==> flow/design.v <==
module apb_slave (
  input  logic        PCLK,
  input  logic        PRESETn,
  input  logic [31:0] PADDR,
  input  logic        PSEL,
  input  logic        PENABLE,
  input  logic        PWRITE,
  input  logic [31:0] PWDATA,
  output logic [31:0] PRDATA,
  output logic        PREADY,
  output logic        PSLVERR
);
  logic [15:0] [31:0] registers;
  logic [3:0] addr_index;
  logic       addr_valid;
  assign addr_index = PADDR[5:2];
  assign addr_valid = (PADDR[31:6] == 0);
  typedef enum logic [1:0] {
    IDLE,
    SETUP,
    ACCESS
  } apb_state_t;
  apb_state_t current_state, next_state;
  always_ff @(posedge PCLK or negedge PRESETn) begin
    if (!PRESETn) begin
      current_state <= IDLE;
    end else begin
      current_state <= next_state;
    end
  end
  always_comb begin
    case (current_state)
      IDLE: begin
        if (PSEL && !PENABLE)
          next_state = SETUP;
        else
          next_state = IDLE;
      end
      SETUP: begin
        if (PSEL && PENABLE)
          next_state = ACCESS;
        else
          next_state = IDLE;
      end
      ACCESS: begin
        if (PSEL && !PENABLE)
          next_state = SETUP;
        else
          next_state = IDLE;
      end
      default:
        next_state = IDLE;
    endcase
  end
  always_ff @(posedge PCLK or negedge PRESETn) begin
    if (!PRESETn) begin
      for (int i = 0; i < 16; i++)
        registers[i] <= 32'h0;
      PRDATA <= 32'h0;
      PREADY <= 1'b1;   
      PSLVERR <= 1'b0;  
    end
    else begin
      PREADY <= (next_state != SETUP);
      PSLVERR <= 1'b0;
      if (current_state == SETUP && PSEL && PENABLE) begin
        if (!addr_valid) begin
          PSLVERR <= 1'b1;
        end
        else if (!PWRITE) begin
          PRDATA <= registers[addr_index];
        end
      end
      if (current_state == ACCESS && PSEL && PENABLE && addr_valid && PWRITE) begin
        registers[addr_index] <= PWDATA;
      end
    end
  end
endmodule
# ---- Tool chain data of apb_slave
# Tool output for the design above before and after an edit, in the order of the flow.
# Lines under "before" count in the file above, lines under "after" in the edited file.
# "diff" is "after" less "before", of the values as shown; "change_rel_pct" is that difference over "before", in percent.
# The mark - stands for no value.
dict set report design {
  top_module {apb_slave}
  clock {PCLK}
  library {sky130hd}
  lib_corner {tt_025C_1v80}
}

# ---- The edit
# The edit as a unified diff against the file above.
# The edit is scripted, without regard to the design's behaviour, which it may alter; it was not made to optimise anything.
# begin of diff
@@ -6,5 +6,5 @@
   input  logic        PENABLE,
   input  logic        PWRITE,
-  input  logic [31:0] PWDATA,
+  input  logic [23:0] PWDATA,
   output logic [31:0] PRDATA,
   output logic        PREADY,
# end of diff

# ---- After elaboration
# Yosys after proc, flatten, opt, wreduce and memory -nomap, before mapping. Enables and synchronous resets that opt folds into registers are not counted as muxes. Memory bits, and registers merged into a memory's read port (data or address), are not among the register bits. Print and check cells are not counted. Equal cells are merged and count once.
# element before after diff change_rel_pct
set bits {}
lappend bits {reg_bits 548 548 0 0.00}
lappend bits {latchBits 0 0 0 -}
lappend bits {mem_bits_rw 0 0 0 -}
lappend bits {mem_bits_ro 0 0 0 -}
lappend bits {clocked_rd_ports_x_width 0 0 0 -}
lappend bits {memories 0 0 0 -}
lappend bits {in_bits 69 61 -8 -11.59}
lappend bits {out_inout_bits 34 34 0 0.00}
# element before after diff change_rel_pct
set op_classes {}
lappend op_classes {addsub 1 1 0 0.00}
lappend op_classes {n_mul 0 0 0 -}
lappend op_classes {n_div 0 0 0 -}
lappend op_classes {n_cmp 0 0 0 -}
lappend op_classes {eq_ne 3 3 0 0.00}
lappend op_classes {n_shift 3 3 0 0.00}
lappend op_classes {muxes 5 5 0 0.00}
lappend op_classes {bitwise 4 4 0 0.00}
lappend op_classes {reduce_logical 13 13 0 0.00}
# op before after diff change_rel_pct
set ops {}
lappend ops {{variable shift 32 x 33 -> 512 bit} 1 0 -1 -100.00}
lappend ops {{variable shift 24 x 33 -> 512 bit} 0 1 1 -}
# Operator kinds equal on both sides are left out: 19.

# ---- Depth
# Longest topological path by Yosys (ltp), each cell counted once; first at word level (registers and memories cut), then after technology mapping (sequential cells cut; the memories' decode and read muxes count).
# element before after diff change_rel_pct
set logic_depth {}
lappend logic_depth {depth_word 5 5 0 0.00}
lappend logic_depth {abc_area 0 0 - -}
lappend logic_depth {mapped_depth 12 11 -1 -8.33}
lappend logic_depth {ltp_nobuf 7 6 -1 -14.29}

# ---- Netlist
# Source: synth_stat.txt of the flow (Yosys; design flattened, memories mapped). It holds for the ABC_AREA given above (unset counts as 0); a run with the other value may have another netlist.
# element before after diff change_rel_pct
set mapped {}
lappend mapped {cell_count 1518 1521 3 0.20}
lappend mapped {yosys_area_um2 24504.8 24095.6 -409.2 -1.67}
lappend mapped {seq_area_um2 13740.7 13740.7 0.0 0.00}
lappend mapped {ff_cells 549 549 0 0.00}
# cell before after diff change_rel_pct
set types {}
lappend types {sky130_fd_sc_hd__a21boi_0 0 77 77 -}
lappend types {sky130_fd_sc_hd__mux2_2 464 400 -64 -13.79}
lappend types {sky130_fd_sc_hd__mux2_1 66 16 -50 -75.76}
lappend types {sky130_fd_sc_hd__nor2b_1 1 45 44 4400.00}
lappend types {sky130_fd_sc_hd__buf_2 21 40 19 90.48}
lappend types {sky130_fd_sc_hd__buf_1 21 4 -17 -80.95}
lappend types {sky130_fd_sc_hd__buf_6 17 1 -16 -94.12}
lappend types {sky130_fd_sc_hd__mux2_4 14 0 -14 -100.00}
lappend types {sky130_fd_sc_hd__buf_4 1 15 14 1400.00}
lappend types {sky130_fd_sc_hd__a21boi_1 0 11 11 -}
lappend types {sky130_fd_sc_hd__nor4_4 1 10 9 900.00}
lappend types {sky130_fd_sc_hd__nor4_2 0 9 9 -}
lappend types {sky130_fd_sc_hd__nand2_1 39 33 -6 -15.38}
lappend types {sky130_fd_sc_hd__nor2_1 11 6 -5 -45.45}
lappend types {sky130_fd_sc_hd__nand2_4 4 0 -4 -100.00}
lappend types {sky130_fd_sc_hd__o211ai_1 0 3 3 -}
lappend types {sky130_fd_sc_hd__o211ai_2 0 3 3 -}
lappend types {sky130_fd_sc_hd__nor4_1 8 6 -2 -25.00}
# Cell types equal on both sides are left out: 10.
# Not every row of either side is listed.

# ---- Timing after synthesis
# Source: OpenSTA report_checks on the synthesized netlist (no wires, ideal clock, input and output delay 20% of the period each), path of least setup slack; recovery checks are left aside. Register names are those of the netlist, which keeps one name where synthesis merged equal registers.
# element before after diff change_rel_pct
set synth_path {}
lappend synth_path {kind in2reg in2reg - -}
lappend synth_path {startpoint {input port PADDR[2]} {input port PADDR[3]} - -}
lappend synth_path {endpoint {register registers} {register registers} - -}
lappend synth_path {period_ns 5.0 5.0 0.0 0.00}
lappend synth_path {input_delay_ns 1.000 1.000 0.000 0.00}
lappend synth_path {t_first_pin_ns 1.000 1.000 0.000 0.00}
lappend synth_path {t_arrival_ns 3.757 3.805 0.048 1.28}
lappend synth_path {required_time_ns 4.875 4.875 0.000 0.00}
lappend synth_path {setup_slack_ns 1.118 1.070 -0.048 -}
lappend synth_path {path_delay_ns 2.882 2.930 0.048 1.67}
lappend synth_path {stages 10 10 0 0.00}
lappend synth_path {n_path_buf 4 4 0 0.00}
lappend synth_path {period_less_setup_slack_ns 3.882 3.93 0.048 1.24}
# "path_delay_ns" = arrival - input delay + setup time.
# "stages" counts driving pins, that of a launching flip-flop among them; a cell with two outputs on the path counts twice.
# "period_less_setup_slack_ns" is the clock period less the worst setup slack; recovery checks do not enter. This is arithmetic on one report: input and output delays are still those of the set period (20% each).
# Where an end lacks its bit number, it is one bit of the signal, or one of the new flip-flops if synthesis recoded a state register.
# The rows between start and end are the longest chain of elaborated cells between them; the timing report does not say that the signal goes this way. Where chains are equally long, one stands for them.
# Each line given opens the expression or statement behind the cell; cells for indexed reads and writes are added by Yosys, which also makes memories of some case tables.
dict set report synth_between_before {
  cell_sequence {sky130_fd_sc_hd__buf_2 sky130_fd_sc_hd__clkbuf_1 sky130_fd_sc_hd__buf_1 sky130_fd_sc_hd__nor3_1 sky130_fd_sc_hd__ha_1 sky130_fd_sc_hd__or4b_4 sky130_fd_sc_hd__nor4_4 sky130_fd_sc_hd__nand2_4 sky130_fd_sc_hd__buf_6 sky130_fd_sc_hd__mux2_4}
  elab_chain_cells 5
  cells_between 6
  lines_between 1
  cone_classes {add/sub (1); shift (2); logic (3)}
}
# element line
set synth_lines_before {}
lappend synth_lines_before {{from (decl)} 4} ;# input  logic [31:0] PADDR,
lappend synth_lines_before {{negator 9 -> 33 bit} 75} ;# registers[addr_index] <= PWDATA;
lappend synth_lines_before {{variable shift 32 x 33 -> 512 bit} 75}
lappend synth_lines_before {{NOT 512 bit} 75}
lappend synth_lines_before {{bitwise AND 512 bit} 75}
lappend synth_lines_before {{OR 512 bit} 75}
lappend synth_lines_before {{to (assign)} 75}
lappend synth_lines_before {{to (decl)} 13} ;# logic [15:0] [31:0] registers;
dict set report synth_between_after {
  cell_sequence {sky130_fd_sc_hd__clkbuf_1 sky130_fd_sc_hd__clkbuf_1 sky130_fd_sc_hd__clkbuf_1 sky130_fd_sc_hd__inv_1 sky130_fd_sc_hd__ha_1 sky130_fd_sc_hd__nor2b_1 sky130_fd_sc_hd__o211ai_2 sky130_fd_sc_hd__nor4_2 sky130_fd_sc_hd__buf_4 sky130_fd_sc_hd__mux2_2}
  elab_chain_cells 5
  cells_between 6
  lines_between 1
  cone_classes {add/sub (1); shift (2); logic (3)}
}
# element line
set synth_lines_after {}
lappend synth_lines_after {{from (decl)} 4} ;# input  logic [31:0] PADDR,
lappend synth_lines_after {{negator 9 -> 33 bit} 75} ;# registers[addr_index] <= PWDATA;
lappend synth_lines_after {{variable shift 32 x 33 -> 512 bit} 75}
lappend synth_lines_after {{NOT 512 bit} 75}
lappend synth_lines_after {{bitwise AND 512 bit} 75}
lappend synth_lines_after {{OR 512 bit} 75}
lappend synth_lines_after {{to (assign)} 75}
lappend synth_lines_after {{to (decl)} 13} ;# logic [15:0] [31:0] registers;

# ---- Worst path after layout
# Path of least setup slack in the final report of the runs of set A (OpenROAD, finished layout, wires in). Where an end is a register, its clock arrival counts in the times.
# element before after diff change_rel_pct
set layout_path {}
lappend layout_path {kind in2reg in2reg - -}
lappend layout_path {startpoint {input port PWRITE} {input port PADDR[4]} - -}
lappend layout_path {endpoint {register registers} {register registers} - -}
lappend layout_path {period_ns 3.81 3.81 0.00 0.00}
lappend layout_path {input_delay_ns 0.76 0.76 0.00 0.00}
lappend layout_path {t_first_pin_ns 0.76 0.76 0.00 0.00}
lappend layout_path {t_arrival_ns 3.48 3.40 -0.08 -2.30}
lappend layout_path {required_time_ns 4.30 4.32 0.02 0.47}
lappend layout_path {setup_slack_ns 0.82 0.91 0.09 -}
lappend layout_path {stages 7 8 1 14.29}
lappend layout_path {n_path_buf 2 2 0 0.00}
# Where an end lacks its bit number, it is one bit of the signal, or one of the new flip-flops if synthesis recoded a state register.
# The rows between start and end are the longest chain of elaborated cells between them; the timing report does not say that the signal goes this way. Where chains are equally long, one stands for them.
dict set report layout_between_before {
  cell_sequence {sky130_fd_sc_hd__clkdlybuf4s50_1 sky130_fd_sc_hd__nand4_1 sky130_fd_sc_hd__nor2_1 sky130_fd_sc_hd__nand4bb_1 sky130_fd_sc_hd__or4_2 sky130_fd_sc_hd__buf_4 sky130_fd_sc_hd__mux2_1}
  elab_chain_cells 1
  cells_between 1
  lines_between 1
  cone_classes {reduce/logical (1)}
}
# element line
set layout_lines_before {}
lappend layout_lines_before {{from (decl)} 7} ;# input  logic        PWRITE,
lappend layout_lines_before {{logical AND 1 bit} 74} ;# if (current_state == ACCESS && PSEL && PENABLE && addr_valid && PWRITE) begin
lappend layout_lines_before {{to (assign)} 75} ;# registers[addr_index] <= PWDATA;
lappend layout_lines_before {{to (decl)} 13} ;# logic [15:0] [31:0] registers;
dict set report layout_between_after {
  cell_sequence {sky130_fd_sc_hd__clkdlybuf4s50_1 sky130_fd_sc_hd__nor3_1 sky130_fd_sc_hd__ha_1 sky130_fd_sc_hd__inv_1 sky130_fd_sc_hd__nand3_1 sky130_fd_sc_hd__nor4_4 sky130_fd_sc_hd__buf_12 sky130_fd_sc_hd__mux2_2}
  elab_chain_cells 5
  cells_between 6
  lines_between 1
  cone_classes {add/sub (1); shift (2); logic (3)}
}
# element line
set layout_lines_after {}
lappend layout_lines_after {{from (decl)} 4} ;# input  logic [31:0] PADDR,
lappend layout_lines_after {{negator 9 -> 33 bit} 75} ;# registers[addr_index] <= PWDATA;
lappend layout_lines_after {{variable shift 32 x 33 -> 512 bit} 75}
lappend layout_lines_after {{NOT 512 bit} 75}
lappend layout_lines_after {{bitwise AND 512 bit} 75}
lappend layout_lines_after {{OR 512 bit} 75}
lappend layout_lines_after {{to (assign)} 75}
lappend layout_lines_after {{to (decl)} 13} ;# logic [15:0] [31:0] registers;

# ---- Measured runs
# Runs of the flow (Yosys, OpenROAD) on both versions; the two runs of a pair have the same settings. The constraints put input and output delay at 20% of the set period each and load the outputs with 0.01 pF.
dict set report flow_settings_set_A {
  CORE_UTILIZATION 40
  period_ns 3.81
  CAP_MARGIN 20
  CORE_MARGIN 2
  SLEW_MARGIN 20
}
# element before after diff change_rel_pct
set results_set_A {}
lappend results_set_A {ys_area_um2 24504.8 24095.6 -409.2 -1.67}
lappend results_set_A {die_area_um2 63257.3 62217.8 -1039.5 -1.64}
lappend results_set_A {stdcell_area_um2 28467.3 28168.3 -299.0 -1.05}
lappend results_set_A {post_route_util_pct 47.1 47.5 0.4 -}
lappend results_set_A {ws_setup_ns 0.816 0.912 0.096 -}
lappend results_set_A {clock_period_reached_ns 2.994 2.898 -0.096 -3.21}
dict set report flow_settings_set_B {
  CAP_MARGIN 20
  CELL_PAD_IN_SITES_DETAIL_PLACEMENT 0
  CORE_UTILIZATION 30
  GPL_TIMING_DRIVEN 1
  MAX_ROUTING_LAYER {met4}
  PLACE_DENSITY_LB_ADDON 0.03
  period_ns 2.57
  CORE_MARGIN 2
  SLEW_MARGIN 20
}
# element before after diff change_rel_pct
set results_set_B {}
lappend results_set_B {ys_area_um2 24504.8 24095.6 -409.2 -1.67}
lappend results_set_B {die_area_um2 83984.0 82601.6 -1382.4 -1.65}
lappend results_set_B {stdcell_area_um2 29782.3 29942.5 160.2 0.54}
lappend results_set_B {post_route_util_pct 36.9 37.8 0.9 -}
lappend results_set_B {ws_setup_ns 0.137 0.069 -0.068 -}
lappend results_set_B {clock_period_reached_ns 2.433 2.501 0.068 2.79}
# By "clock_period_reached_ns" is meant the clock period of the run minus its worst setup slack. This is arithmetic on one report: input and output delays are still those of the set period (20% each).
